==> flow/design.v <==
module stream_fifo #(
    parameter DATA_WIDTH = 32,
    parameter FIFO_LEN = 16
) (
    input logic ACLK,
    input logic ARESETn,
    input logic [DATA_WIDTH-1:0] data_i,
    input logic valid_i,
    output logic ready_o,
    output logic [DATA_WIDTH-1:0]  data_o,
    output logic valid_o,
    input logic ready_i
);
    localparam ADDR_WIDTH = $clog2(FIFO_LEN);
    logic [DATA_WIDTH-1:0] fifo_mem [FIFO_LEN];
    logic [ADDR_WIDTH-1:0] read_ptr, read_ptr_reg;
    logic [ADDR_WIDTH-1:0] write_ptr;
    logic [ADDR_WIDTH:0] count;
    assign data_o = fifo_mem[read_ptr];
    assign valid_o = (count > 0);
    assign ready_o = !(count == FIFO_LEN);
    always_ff @(posedge ACLK or negedge ARESETn) begin
        if (!ARESETn) begin
            read_ptr <= 0;
            write_ptr <= 0;
            count <= 0;
        end
        else begin
            if (valid_i && ready_o) begin
                write_ptr <= (write_ptr == (FIFO_LEN - 1)) ? 0 : write_ptr + 1;
            end
            if (valid_o && ready_i) begin
                read_ptr <= (read_ptr == (FIFO_LEN - 1)) ? 0 : read_ptr + 1;
            end
            if (valid_i && ready_o && !(valid_o && ready_i)) begin
                count <= count + 1;
            end
            else if (!(valid_i && ready_o) && (valid_o && ready_i)) begin
                count <= count - 1;
            end
        end
    end
    always @(posedge ACLK) begin
        if (valid_i && ready_o) begin
            fifo_mem[write_ptr] <= data_i;
        end
    end
endmodule
module algorithm_selector_XY #(
    parameter MAX_ROUTERS_X = 4,
    parameter MAX_ROUTERS_X_WIDTH
    = $clog2(MAX_ROUTERS_X),
    parameter MAX_ROUTERS_Y = 4,
    parameter MAX_ROUTERS_Y_WIDTH
    = $clog2(MAX_ROUTERS_Y),
    parameter ROUTER_X = 0,
    parameter ROUTER_Y = 0,
    parameter CHANNEL_NUMBER = 5
) (
    input  logic [MAX_ROUTERS_X_WIDTH-1:0] target_x_i,
    input  logic [MAX_ROUTERS_Y_WIDTH-1:0] target_y_i,
    output logic [CHANNEL_NUMBER-1:0]      selector_o
);
    assign selector_o[0] = ((target_x_i == ROUTER_X) && (target_y_i == ROUTER_Y));
    assign selector_o[1] = (target_y_i < ROUTER_Y);
    assign selector_o[2] = (target_x_i > ROUTER_X);
    assign selector_o[3] = (target_y_i > ROUTER_Y);
    assign selector_o[4] = (target_x_i < ROUTER_X);
endmodule
module arbiter #(
    parameter AXIS_DATA_WIDTH = 40,
    parameter ID_WIDTH = 4,
    parameter CHANNEL_NUMBER = 5,
    parameter CHANNEL_NUMBER_WIDTH
    = $clog2(CHANNEL_NUMBER),
    parameter MAX_ROUTERS_X = 4,
    parameter MAX_ROUTERS_X_WIDTH
    = $clog2(MAX_ROUTERS_X),
    parameter MAX_ROUTERS_Y = 4,
    parameter MAX_ROUTERS_Y_WIDTH
    = $clog2(MAX_ROUTERS_Y),
    parameter FLIT_WIDTH = AXIS_DATA_WIDTH + 2*(AXIS_DATA_WIDTH/8) + 1 + ID_WIDTH
) (
    input clk_i, rst_n_i,
    input  logic [CHANNEL_NUMBER*FLIT_WIDTH-1:0] in_data_i,
    input  logic [CHANNEL_NUMBER-1:0]            in_valid_i,
    output logic [CHANNEL_NUMBER-1:0]            in_ready_o,
    output logic [FLIT_WIDTH-1:0]                out_data_o,
    output logic                                 out_valid_o,
    input  logic                                 out_ready_i,
    output logic [CHANNEL_NUMBER_WIDTH-1:0] current_grant_o,
    output logic [MAX_ROUTERS_X_WIDTH-1:0] target_x_o,
    output logic [MAX_ROUTERS_Y_WIDTH-1:0] target_y_o
);
    localparam [ID_WIDTH-1:0] ROUTING_HEADER = '0;
    logic [MAX_ROUTERS_X_WIDTH-1:0] target_x_reg [CHANNEL_NUMBER];
    logic [MAX_ROUTERS_Y_WIDTH-1:0] target_y_reg [CHANNEL_NUMBER];
    logic [CHANNEL_NUMBER_WIDTH-1:0] next_grant;
    logic [CHANNEL_NUMBER_WIDTH-1:0] increment;
    logic [CHANNEL_NUMBER-1:0] valid_i;
    logic [CHANNEL_NUMBER*2 - 1:0] shifted_valid_i;
    logic [7:0] packages_left [CHANNEL_NUMBER];
    logic [ID_WIDTH-1:0] out_tid;
    logic [AXIS_DATA_WIDTH-1:0] out_tdata;
    logic out_is_header;
    assign out_tid   = out_data_o[ID_WIDTH-1:0];
    assign out_tdata = out_data_o[FLIT_WIDTH-1 -: AXIS_DATA_WIDTH];
    assign out_is_header = out_valid_o && (out_tid == ROUTING_HEADER);
    assign target_x_o = out_is_header ?
                        out_tdata[
                            MAX_ROUTERS_X_WIDTH+MAX_ROUTERS_Y_WIDTH-1:
                            MAX_ROUTERS_X_WIDTH
                        ] : target_x_reg[current_grant_o];
    assign target_y_o = out_is_header ?
                        out_tdata[
                            MAX_ROUTERS_X_WIDTH-1:0
                        ] : target_y_reg[current_grant_o];
    assign valid_i = in_valid_i;
    assign shifted_valid_i = {valid_i, valid_i} >> current_grant_o;
    always_ff @(posedge clk_i or negedge rst_n_i) begin
        if (!rst_n_i) begin
            current_grant_o <= '0;
            for (int i = 0; i < CHANNEL_NUMBER; i++) begin
                packages_left[i] <= '0;
                target_x_reg[i]  <= '0;
                target_y_reg[i]  <= '0;
            end
        end
        else begin
            if (out_is_header) begin
                packages_left[current_grant_o] <= out_tdata[
                    (MAX_ROUTERS_X_WIDTH+MAX_ROUTERS_Y_WIDTH) * 2
                    +8-1:
                    (MAX_ROUTERS_X_WIDTH+MAX_ROUTERS_Y_WIDTH) * 2
                ];
                target_y_reg[current_grant_o] <= out_tdata[
                    MAX_ROUTERS_X_WIDTH-1:0
                ];
                target_x_reg[current_grant_o] <= out_tdata[
                    MAX_ROUTERS_X_WIDTH+MAX_ROUTERS_Y_WIDTH-1:
                    MAX_ROUTERS_X_WIDTH
                ];
            end
            else begin
                packages_left[current_grant_o] <= packages_left[current_grant_o] - {7'd0, (in_ready_o[current_grant_o] & out_valid_o)};
            end
            if (!in_ready_o[current_grant_o] || !out_valid_o || (packages_left[current_grant_o] == 1 && out_valid_o && in_ready_o[current_grant_o])) begin
                current_grant_o <= next_grant;
            end
        end
    end
    always_comb begin
        next_grant = current_grant_o;
        increment = 0;
        for (int i = CHANNEL_NUMBER-1; i > 0; i--) begin
            if (shifted_valid_i[i]) begin
                increment = i;
            end
        end
        next_grant = ({29'd0, next_grant} + {29'd0, increment}) >= CHANNEL_NUMBER ?
        (next_grant + increment - CHANNEL_NUMBER):
        (next_grant + increment);
    end
    always_comb begin
        in_ready_o = '0;
        out_data_o  = in_data_i[current_grant_o*FLIT_WIDTH +: FLIT_WIDTH];
        out_valid_o = in_valid_i[current_grant_o];
        in_ready_o[current_grant_o] = out_ready_i;
    end
endmodule
module algorithm #(
    parameter AXIS_DATA_WIDTH = 40,
    parameter ID_WIDTH = 4,
    parameter CHANNEL_NUMBER = 5,
    parameter CHANNEL_NUMBER_WIDTH
    = $clog2(CHANNEL_NUMBER),
    parameter MAX_ROUTERS_X = 4,
    parameter MAX_ROUTERS_X_WIDTH
    = $clog2(MAX_ROUTERS_X),
    parameter MAX_ROUTERS_Y = 4,
    parameter MAX_ROUTERS_Y_WIDTH
    = $clog2(MAX_ROUTERS_Y),
    parameter ROUTER_X = 0,
    parameter ROUTER_Y = 0,
    parameter FLIT_WIDTH = AXIS_DATA_WIDTH + 2*(AXIS_DATA_WIDTH/8) + 1 + ID_WIDTH
) (
    input clk_i, rst_n_i,
    input  logic [FLIT_WIDTH-1:0]                in_data_i,
    input  logic                                 in_valid_i,
    output logic                                 in_ready_o,
    output logic [CHANNEL_NUMBER*FLIT_WIDTH-1:0] out_data_o,
    output logic [CHANNEL_NUMBER-1:0]            out_valid_o,
    input  logic [CHANNEL_NUMBER-1:0]            out_ready_i,
    input logic [MAX_ROUTERS_X_WIDTH-1:0] target_x_i,
    input logic [MAX_ROUTERS_Y_WIDTH-1:0] target_y_i
);
    localparam [ID_WIDTH-1:0] ROUTING_HEADER = '0;
    logic [CHANNEL_NUMBER_WIDTH-1:0] ctrl;
    logic [CHANNEL_NUMBER-1:0] selector;
    logic [CHANNEL_NUMBER-1:0] busy;
    logic [CHANNEL_NUMBER-1:0] busy_next;
    logic in_is_header;
    logic in_tlast;
    logic pass;
    assign in_is_header = (in_data_i[ID_WIDTH-1:0] == ROUTING_HEADER);
    assign in_tlast     = in_data_i[ID_WIDTH];
    algorithm_selector_XY #(
       .MAX_ROUTERS_X(MAX_ROUTERS_X),
       .MAX_ROUTERS_Y(MAX_ROUTERS_Y),
       .ROUTER_X(ROUTER_X),
       .ROUTER_Y(ROUTER_Y),
       .CHANNEL_NUMBER(CHANNEL_NUMBER)
    ) algorithm_selector (
        .target_x_i(target_x_i),
        .target_y_i(target_y_i),
        .selector_o(selector)
    );
    always_comb begin
        ctrl = '0;
        for (int i = 0; i < CHANNEL_NUMBER; i++) begin
            if(selector[CHANNEL_NUMBER - 1 - i]) begin
                ctrl = CHANNEL_NUMBER - 1 - i;
            end
        end
    end
    assign pass = !in_is_header || !busy[ctrl];
    always_comb begin
        out_data_o  = '0;
        out_valid_o = '0;
        in_ready_o  = pass ? out_ready_i[ctrl] : 1'b0;
        out_data_o[ctrl*FLIT_WIDTH +: FLIT_WIDTH] = pass ? in_data_i : '0;
        out_valid_o[ctrl] = pass ? in_valid_i : 1'b0;
    end
    always_ff @(posedge clk_i or negedge rst_n_i) begin
        if(!rst_n_i) begin
            busy <= '0;
        end else begin
            busy <= busy_next;
        end
    end
    always_comb begin
        busy_next = busy;
        if (in_valid_i && in_is_header) begin
            busy_next[ctrl] = out_ready_i[ctrl] ? 1'b1 : busy[ctrl];
        end
        else if (in_valid_i) begin
            if (in_tlast && out_ready_i[ctrl]) begin
                busy_next[ctrl] = 1'b0;
            end
        end
    end
endmodule
module router #(
    parameter AXIS_DATA_WIDTH = 40,
    parameter ID_WIDTH = 4,
    parameter CHANNEL_NUMBER = 5,
    parameter BUFFER_LENGTH = 8,
    parameter MAX_ROUTERS_X = 4,
    parameter MAX_ROUTERS_X_WIDTH
    = $clog2(MAX_ROUTERS_X),
    parameter MAX_ROUTERS_Y = 4,
    parameter MAX_ROUTERS_Y_WIDTH
    = $clog2(MAX_ROUTERS_Y),
    parameter ROUTER_X = 1,
    parameter ROUTER_Y = 2,
    parameter STRB_WIDTH = AXIS_DATA_WIDTH/8
)(
    input  clk_i, rst_n_i,
    input  logic [CHANNEL_NUMBER*AXIS_DATA_WIDTH-1:0] in_tdata_i,
    input  logic [CHANNEL_NUMBER*STRB_WIDTH-1:0]      in_tstrb_i,
    input  logic [CHANNEL_NUMBER*STRB_WIDTH-1:0]      in_tkeep_i,
    input  logic [CHANNEL_NUMBER-1:0]                 in_tlast_i,
    input  logic [CHANNEL_NUMBER*ID_WIDTH-1:0]        in_tid_i,
    input  logic [CHANNEL_NUMBER-1:0]                 in_tvalid_i,
    output logic [CHANNEL_NUMBER-1:0]                 in_tready_o,
    output logic [CHANNEL_NUMBER*AXIS_DATA_WIDTH-1:0] out_tdata_o,
    output logic [CHANNEL_NUMBER*STRB_WIDTH-1:0]      out_tstrb_o,
    output logic [CHANNEL_NUMBER*STRB_WIDTH-1:0]      out_tkeep_o,
    output logic [CHANNEL_NUMBER-1:0]                 out_tlast_o,
    output logic [CHANNEL_NUMBER*ID_WIDTH-1:0]        out_tid_o,
    output logic [CHANNEL_NUMBER-1:0]                 out_tvalid_o,
    input  logic [CHANNEL_NUMBER-1:0]                 out_tready_i
);
    localparam FLIT_WIDTH = AXIS_DATA_WIDTH + 2*STRB_WIDTH + 1 + ID_WIDTH;
    logic [CHANNEL_NUMBER*FLIT_WIDTH-1:0] in_flit;
    logic [CHANNEL_NUMBER*FLIT_WIDTH-1:0] queue_o_data;
    logic [CHANNEL_NUMBER-1:0]            queue_o_valid;
    logic [CHANNEL_NUMBER-1:0]            queue_o_ready;
    logic [FLIT_WIDTH-1:0] arbiter_o_data;
    logic                  arbiter_o_valid;
    logic                  arbiter_o_ready;
    logic [CHANNEL_NUMBER*FLIT_WIDTH-1:0] out_flit;
    logic [MAX_ROUTERS_X_WIDTH-1:0] target_x;
    logic [MAX_ROUTERS_Y_WIDTH-1:0] target_y;
    generate
        genvar i;
        for (i = 0; i < CHANNEL_NUMBER; i++) begin : gen_fifos
            assign in_flit[i*FLIT_WIDTH +: FLIT_WIDTH] = {
                in_tdata_i[i*AXIS_DATA_WIDTH +: AXIS_DATA_WIDTH],
                in_tstrb_i[i*STRB_WIDTH +: STRB_WIDTH],
                in_tkeep_i[i*STRB_WIDTH +: STRB_WIDTH],
                in_tlast_i[i],
                in_tid_i[i*ID_WIDTH +: ID_WIDTH]
            };
            assign {
                out_tdata_o[i*AXIS_DATA_WIDTH +: AXIS_DATA_WIDTH],
                out_tstrb_o[i*STRB_WIDTH +: STRB_WIDTH],
                out_tkeep_o[i*STRB_WIDTH +: STRB_WIDTH],
                out_tlast_o[i],
                out_tid_o[i*ID_WIDTH +: ID_WIDTH]
            } = out_flit[i*FLIT_WIDTH +: FLIT_WIDTH];
            stream_fifo #(
                .DATA_WIDTH(FLIT_WIDTH),
                .FIFO_LEN(BUFFER_LENGTH)
            ) q (
                .ACLK(clk_i),
                .ARESETn(rst_n_i),
                .data_i(in_flit[i*FLIT_WIDTH +: FLIT_WIDTH]),
                .valid_i(in_tvalid_i[i]),
                .ready_o(in_tready_o[i]),
                .data_o(queue_o_data[i*FLIT_WIDTH +: FLIT_WIDTH]),
                .valid_o(queue_o_valid[i]),
                .ready_i(queue_o_ready[i])
            );
        end
    endgenerate
    arbiter #(
        .AXIS_DATA_WIDTH(AXIS_DATA_WIDTH),
        .ID_WIDTH(ID_WIDTH),
        .CHANNEL_NUMBER(CHANNEL_NUMBER),
        .MAX_ROUTERS_X(MAX_ROUTERS_X),
        .MAX_ROUTERS_Y(MAX_ROUTERS_Y)
    ) arb (
        .clk_i(clk_i), .rst_n_i(rst_n_i),
        .in_data_i(queue_o_data),
        .in_valid_i(queue_o_valid),
        .in_ready_o(queue_o_ready),
        .out_data_o(arbiter_o_data),
        .out_valid_o(arbiter_o_valid),
        .out_ready_i(arbiter_o_ready),
        .current_grant_o(),
        .target_x_o(target_x),
        .target_y_o(target_y)
    );
    algorithm #(
        .AXIS_DATA_WIDTH(AXIS_DATA_WIDTH),
        .ID_WIDTH(ID_WIDTH),
        .CHANNEL_NUMBER(CHANNEL_NUMBER),
        .MAX_ROUTERS_X(MAX_ROUTERS_X),
        .MAX_ROUTERS_Y(MAX_ROUTERS_Y),
        .ROUTER_X(ROUTER_X),
        .ROUTER_Y(ROUTER_Y)
    ) alg (
        .clk_i(clk_i), .rst_n_i(rst_n_i),
        .in_data_i(arbiter_o_data),
        .in_valid_i(arbiter_o_valid),
        .in_ready_o(arbiter_o_ready),
        .out_data_o(out_flit),
        .out_valid_o(out_tvalid_o),
        .out_ready_i(out_tready_i),
        .target_x_i(target_x),
        .target_y_i(target_y)
    );
endmodule
== From RTL to reports: router ==
Tool output for the design above, in the order of the flow.
Lines are those of the file above, counted from 1.
Operators carry their Yosys type and port widths (W data, S select, Z words).
Not given: -

* Design top: router
* Clock port: clk_i
* Cell library: sky130hd
* Corner: tt_025C_1v80

== Word-level counts ==
Counts by Yosys on the flattened word-level netlist (proc, flatten, opt, wreduce). Print and check cells are left out.
Yosys's memory passes give these memory sizes; they may raise the number of words (mostly to a power of two), join words into wider ones and drop unused or constant bits.

* $add $sub $neg: 27
* Multiply operators: 2
* Divide/modulo/power cells: 0
* Magnitude comparators: 10
* Eq/ne operators: 22
* Shift-type cells: 12
* Mux-type cells: 73
* Bitwise gates (word level): 5
* Reductions and logical operators: 62

{| class="wikitable"
|+ Operators with widths
! kind !! count
|-
| $mux W55 || 6
|-
| $shiftx A275 B32 Y55 || 1
|-
| $shift A55 B33 Y275 || 1
|-
| $mux W8 || 16
|-
| $mux W3 || 25
|-
| $mul A3 B6 Y9 const B || 2
|-
| $pmux W8 S5 || 1
|-
| $mux W4 || 10
|-
| $eq A3 B3 Y1 const B || 11
|-
| $neg A32 Y33 || 1
|-
| $ge A32 B3 Y1 const B || 1
|-
| $add A3 B1 Y3 const B || 10
|-
| $logic_and A1 B1 Y1 || 25
|-
| $add A4 B1 Y4 const B || 5
|-
| $sub A4 B1 Y4 const B || 5
|-
| $gt A4 B1 Y1 const B || 5
|-
| $eq A4 B4 Y1 const B || 5
|-
| $shiftx A5 B3 Y1 || 4
|-
| $pmux W2 S5 || 2
|-
| $logic_not A1 Y1 || 19
|-
| $shift A1 B4 Y5 || 3
|-
| $mux W5 || 3
|-
| $reduce_bool A2 Y1 || 7
|-
| $reduce_and A2 Y1 || 6
|-
| $shift A1 B4 Y5 const A || 2
|-
| $shr A10 B3 Y5 || 1
|-
| $or A5 B5 Y5 || 2
|-
| $neg A3 Y4 || 2
|}

Not listed: further kinds 21, cells in them 32.

* Register bits: 118
* Bits in latches: 0
* RAM bits: 2,200
* ROM bits: 0
* Word width x clocked read ports: 0
* Memories kept: 5
* Input port bits: 287

{| class="wikitable"
|+ Memory list
! memory !! words !! bits a word !! read ports !! write ports !! line !! text
|-
| gen_fifos[0].q.fifo_mem || 8 || 55 || 1 || 1 || 15 || <nowiki>logic [DATA_WIDTH-1:0] fifo_mem [FIFO_LEN];</nowiki>
|-
| gen_fifos[1].q.fifo_mem || 8 || 55 || 1 || 1 || 15 ||
|-
| gen_fifos[2].q.fifo_mem || 8 || 55 || 1 || 1 || 15 ||
|-
| gen_fifos[3].q.fifo_mem || 8 || 55 || 1 || 1 || 15 ||
|-
| gen_fifos[4].q.fifo_mem || 8 || 55 || 1 || 1 || 15 ||
|}

== Longest topological paths ==
Yosys ltp: most cells in a row. Word level: on the elaborated netlist, between registers, memories and ports. Mapped: between sequential cells and ports; inverters and the memories' decode and read muxes count.

* Depth after elaboration: 21
* ABC_AREA: 0
* Mapped depth: 26
* Depth with buffers taken out: 21

== After synthesis ==
Source: synth_stat.txt of the flow (Yosys; design flattened, memories mapped). It holds for the ABC_AREA given above (unset counts as 0); a run with the other value may have another netlist.

* Mapped cells: 4,581
* Synthesis area: 92,487.5 sq um
* Sequential area: 69,016.2 sq um
* Flip-flops: 2,318

{| class="wikitable"
|+ Cell types
! cell !! count
|-
| sky130_fd_sc_hd__edfxtp_1 || 2,200
|-
| sky130_fd_sc_hd__mux4_2 || 563
|-
| sky130_fd_sc_hd__mux2i_1 || 311
|-
| sky130_fd_sc_hd__dfrtp_1 || 118
|-
| sky130_fd_sc_hd__nor2_1 || 345
|-
| sky130_fd_sc_hd__ha_1 || 51
|-
| sky130_fd_sc_hd__nand2_1 || 162
|-
| sky130_fd_sc_hd__mux2_2 || 48
|-
| sky130_fd_sc_hd__clkbuf_1 || 134
|-
| sky130_fd_sc_hd__o22ai_1 || 62
|-
| sky130_fd_sc_hd__a21oi_1 || 57
|-
| sky130_fd_sc_hd__o21ai_0 || 54
|-
| sky130_fd_sc_hd__buf_1 || 69
|-
| sky130_fd_sc_hd__nor3_1 || 36
|-
| sky130_fd_sc_hd__a22oi_1 || 23
|-
| sky130_fd_sc_hd__xnor2_1 || 19
|-
| sky130_fd_sc_hd__buf_2 || 30
|-
| sky130_fd_sc_hd__nand2b_1 || 23
|}

Not listed: further types 59, cells in them 276.
By module: a second synthesis without flattening, with its own total; a netlist apart from the flattened one above.

* Cells (unflattened synthesis): 4,592
* Area total of the unflattened synthesis: 94,748.4 sq um

Each row is one instance without its submodules.

{| class="wikitable"
|+ By module
! module !! times used !! cells !! area (sq um) !! sequential area (sq um)
|-
| stream_fifo || 5 || 702 || 17,172.7 || 13,462.9
|-
| arbiter || 1 || 675 || 5,939.4 || 1,576.5
|-
| algorithm || 1 || 402 || 2,915.3 || 125.1
|-
| algorithm_selector_XY || 1 || 5 || 30.0 || 0.0
|-
| router || 1 || 0 || 0.0 || 0.0
|}

== Timing after synthesis ==
Path of least setup slack by OpenSTA after synthesis, without wires, with an ideal clock, recovery checks aside; 20% of the period is set as input and as output delay. Where synthesis merged equal registers, the netlist keeps one of their names.

* Kind: in2reg
* Start: input port in_tvalid_i[4]
* End: memory gen_fifos[4].q.fifo_mem[0][0]
* Period: 7.5 ns
* External input delay: 1.500 ns
* Launch time at the first pin: 1.500 ns
* Arrival time: 6.880 ns
* Data required time: 6.896 ns
* Setup slack: 0.016 ns
* Path delay: 5.984 ns
* Stages on the path: 2
* Synthesis period reached: 7.484 ns

"path delay" is the arrival time less input delay plus setup time.
"stages on the path": output pins that drive a net of the path, with the launching flip-flop's if there is one; two outputs of one cell count as two.
"synthesis period reached" is the clock period less the worst setup slack; recovery checks do not enter. This is arithmetic on one report: input and output delays are still those of the set period (20% each).
The rows between start and end are the longest chain of elaborated cells between them; the timing report does not say that the signal goes this way. Where chains are equally long, one stands for them.
A line is the first line of the expression or statement that the cell stems from. Yosys adds cells for indexed reads and writes and turns some case tables into memories.
The path ends at the enable pin of a flip-flop; only ways to that pin are counted.

* Path through: sky130_fd_sc_hd__nand2_1 -> sky130_fd_sc_hd__nor4_1
* Length of the longest elaborated chain: 2

{| class="wikitable"
|+ RTL lines, path post-synthesis
! element !! line !! text
|-
| start: declaration || 274 || <nowiki>input  logic [CHANNEL_NUMBER-1:0]                 in_tvalid_i,</nowiki>
|-
| $logic_and A1 B1 Y1 || 44 || <nowiki>if (valid_i && ready_o) begin</nowiki>
|-
| $mux W3 || 44 ||
|-
| end: declaration || 15 || <nowiki>logic [DATA_WIDTH-1:0] fifo_mem [FIFO_LEN];</nowiki>
|}

== Path in the finished layout ==
Path of least setup slack in the final report of flow run A (OpenROAD, finished layout, wires in). Where an end is a register, its clock arrival counts in the times.

* Kind: reg2out
* Start: register arb.current_grant_o[1]
* End: output port out_tdata_o[98]
* Period: 12.1 ns
* Launch time at the first pin: 0.86 ns
* Arrival time: 7.60 ns
* Data required time: 9.68 ns
* Setup slack: 2.08 ns
* Stages on the path: 15

The rows between start and end are the longest chain of elaborated cells between them; the timing report does not say that the signal goes this way. Where chains are equally long, one stands for them.

* Path through: sky130_fd_sc_hd__dfrtp_2 -> sky130_fd_sc_hd__buf_4 -> sky130_fd_sc_hd__inv_2 -> sky130_fd_sc_hd__nand2_1 -> sky130_fd_sc_hd__o211ai_1 -> sky130_fd_sc_hd__o22ai_1 -> sky130_fd_sc_hd__nand3_1 -> sky130_fd_sc_hd__mux2i_1 -> sky130_fd_sc_hd__nor2_1 -> sky130_fd_sc_hd__ha_1 -> sky130_fd_sc_hd__mux2_2 -> sky130_fd_sc_hd__or3_2 -> sky130_fd_sc_hd__buf_4 -> sky130_fd_sc_hd__nor2_1 -> sky130_fd_sc_hd__clkdlybuf4s50_1
* Length of the longest elaborated chain: 16

{| class="wikitable"
|+ RTL lines, path after layout
! element !! line !! text
|-
| start: declaration || 91 || <nowiki>output logic [CHANNEL_NUMBER_WIDTH-1:0] current_grant_o,</nowiki>
|-
| start: assignment || 122 || <nowiki>current_grant_o <= '0;</nowiki>
|-
| start: assignment || 148 || <nowiki>current_grant_o <= next_grant;</nowiki>
|-
| $mul A3 B6 Y9 || 166 || <nowiki>out_data_o  = in_data_i[current_grant_o*FLIT_WIDTH +: FLIT_WIDTH];</nowiki>
|-
| $shiftx A275 B32 Y55 || 166 ||
|-
| $logic_not A4 Y1 || 108 || <nowiki>assign out_is_header = out_valid_o && (out_tid == ROUTING_HEADER);</nowiki>
|-
| $logic_and A1 B1 Y1 || 108 ||
|-
| $mux W2 || 109 ||
|-
| $lt A2 B1 Y1 || 68 ||
|-
| $mux W3 (5 in a row) || 221 || <nowiki>if(selector[CHANNEL_NUMBER - 1 - i]) begin</nowiki>
|-
| $shiftx A5 B3 Y1 || 226 || <nowiki>assign pass = !in_is_header || !busy[ctrl];</nowiki>
|-
| $logic_not A1 Y1 || 226 ||
|-
| $logic_or A1 B1 Y1 || 226 ||
|-
| $mux W55 || 231 || <nowiki>out_data_o[ctrl*FLIT_WIDTH +: FLIT_WIDTH] = pass ? in_data_i : '0;</nowiki>
|-
| $shift A55 B33 Y275 || 231 ||
|-
| end: declaration || 276 || <nowiki>output logic [CHANNEL_NUMBER*AXIS_DATA_WIDTH-1:0] out_tdata_o,</nowiki>
|}

Design router on sky130hd. What follows are 6 stored runs of the flow, each under its own settings; their order means nothing. The constraints put input and output delay at 20% of the set period each and load the outputs with 0.01 pF.
"achieved clock period" is the run's clock period less its worst setup slack. It is reckoned from that one timing run; input and output delays stay at 20% of the period that was set.
"critical setup path time" means the part of the period allowed to the worst setup path (the constraints hold back 20% at inputs and 20% at outputs) less its slack; where the path has registers, the arrival times of their clocks count too.
By "total power of the final layout" is meant OpenSTA's value without simulated activity: inputs other than the clock are taken to toggle once in ten clock periods, and the tool carries that through the logic.

=== Flow run A ===
{| class="wikitable"
! Setting !! Value
|-
| CORE_UTILIZATION || 45
|-
| PLACE_DENSITY || 0.6
|-
| period_ns || 12.1
|-
| CAP_MARGIN || 20
|-
| CORE_MARGIN || 2
|-
| SLEW_MARGIN || 20
|-
! Result !! Value
|-
| Achieved clock period || 10.023 ns
|-
| Utilization after routing || 53.4 %
|-
| Die size || 209,169.0 sq um
|-
| Setup slack of the critical path || 2.077 ns
|-
| Critical setup path time || 7.60 ns
|-
| Type of the worst setup path || reg2out
|-
| Chip area in the Yosys report || 92,487.5 sq um
|-
| Standard-cell area after layout || 109,176.0 sq um
|-
| Total power of the final layout || 29,854 uW
|}

=== Flow run B ===
{| class="wikitable"
! Setting !! Value
|-
| CORE_UTILIZATION || 45
|-
| PLACE_DENSITY || 0.6
|-
| period_ns || 7.5
|-
| CAP_MARGIN || 20
|-
| CORE_MARGIN || 2
|-
| SLEW_MARGIN || 20
|-
! Result !! Value
|-
| Achieved clock period || 7.429 ns
|-
| Utilization after routing || 54.1 %
|-
| Die size || 209,169.0 sq um
|-
| Setup slack of the critical path || 0.071 ns
|-
| Critical setup path time || 5.93 ns
|-
| Type of the worst setup path || reg2out
|-
| Chip area in the Yosys report || 92,487.5 sq um
|-
| Standard-cell area after layout || 110,619.0 sq um
|-
| Total power of the final layout || 49,575 uW
|}

=== Flow run C ===
{| class="wikitable"
! Setting !! Value
|-
| CAP_MARGIN || 20
|-
| CORE_ASPECT_RATIO || 1.47
|-
| CORE_UTILIZATION || 45
|-
| CTS_CLUSTER_DIAMETER || 223
|-
| CTS_CLUSTER_SIZE || 48
|-
| GPL_TIMING_DRIVEN || 0
|-
| PLACE_DENSITY || 0.6
|-
| SETUP_SLACK_MARGIN || 2.21
|-
| period_ns || 7.5
|-
| CORE_MARGIN || 2
|-
| SLEW_MARGIN || 20
|-
! Result !! Value
|-
| Achieved clock period || 6.740 ns
|-
| Utilization after routing || 55.8 %
|-
| Die size || 209,239.0 sq um
|-
| Setup slack of the critical path || 0.760 ns
|-
| Critical setup path time || 5.24 ns
|-
| Type of the worst setup path || reg2out
|-
| Chip area in the Yosys report || 92,487.5 sq um
|-
| Standard-cell area after layout || 114,008.0 sq um
|-
| Total power of the final layout || 54,195 uW
|}

=== Flow run D ===
{| class="wikitable"
! Setting !! Value
|-
| ABC_AREA || 0
|-
| CELL_PAD_IN_SITES_GLOBAL_PLACEMENT || 3
|-
| CORE_ASPECT_RATIO || 1.64
|-
| CORE_UTILIZATION || 41
|-
| HOLD_SLACK_MARGIN || 0.24
|-
| MAX_ROUTING_LAYER || met4
|-
| MIN_ROUTING_LAYER || met1
|-
| PLACE_DENSITY || 0.7
|-
| SETUP_SLACK_MARGIN || 0.2
|-
| TNS_END_PERCENT || 85
|-
| period_ns || 9.99
|-
| CAP_MARGIN || 20
|-
| CORE_MARGIN || 2
|-
| SLEW_MARGIN || 20
|-
! Result !! Value
|-
| Achieved clock period || 9.177 ns
|-
| Utilization after routing || 48.8 %
|-
| Die size || 229,512.0 sq um
|-
| Setup slack of the critical path || 0.813 ns
|-
| Critical setup path time || 7.18 ns
|-
| Type of the worst setup path || reg2out
|-
| Chip area in the Yosys report || 92,487.5 sq um
|-
| Standard-cell area after layout || 109,535.0 sq um
|-
| Total power of the final layout || 36,768 uW
|}

=== Flow run E ===
{| class="wikitable"
! Setting !! Value
|-
| CORE_UTILIZATION || 66
|-
| CTS_CLUSTER_DIAMETER || 123
|-
| CTS_CLUSTER_SIZE || 63
|-
| GPL_ROUTABILITY_DRIVEN || 0
|-
| GPL_TIMING_DRIVEN || 0
|-
| SETUP_SLACK_MARGIN || 1.83
|-
| SLEW_MARGIN || 35
|-
| TNS_END_PERCENT || 70
|-
| period_ns || 8.6
|-
| CAP_MARGIN || 20
|-
| CORE_MARGIN || 2
|-
! Result !! Value
|-
| Achieved clock period || 7.049 ns
|-
| Utilization after routing || 78.4 %
|-
| Die size || 143,141.0 sq um
|-
| Setup slack of the critical path || 1.551 ns
|-
| Critical setup path time || 5.33 ns
|-
| Type of the worst setup path || reg2out
|-
| Chip area in the Yosys report || 92,487.5 sq um
|-
| Standard-cell area after layout || 109,292.0 sq um
|-
| Total power of the final layout || 41,011 uW
|}

=== Flow run F ===
{| class="wikitable"
! Setting !! Value
|-
| ABC_AREA || 1
|-
| CELL_PAD_IN_SITES_GLOBAL_PLACEMENT || 2
|-
| CORE_ASPECT_RATIO || 1.35
|-
| CORE_UTILIZATION || 22
|-
| HOLD_SLACK_MARGIN || 0.09
|-
| period_ns || 7.5
|-
| CAP_MARGIN || 20
|-
| CORE_MARGIN || 2
|-
| SLEW_MARGIN || 20
|-
! Result !! Value
|-
| Achieved clock period || 7.292 ns
|-
| Utilization after routing || 27.2 %
|-
| Die size || 436,098.0 sq um
|-
| Setup slack of the critical path || 0.208 ns
|-
| Critical setup path time || 5.79 ns
|-
| Type of the worst setup path || reg2out
|-
| Chip area in the Yosys report || 94,769.6 sq um
|-
| Standard-cell area after layout || 117,006.0 sq um
|-
| Total power of the final layout || 58,881 uW
|}
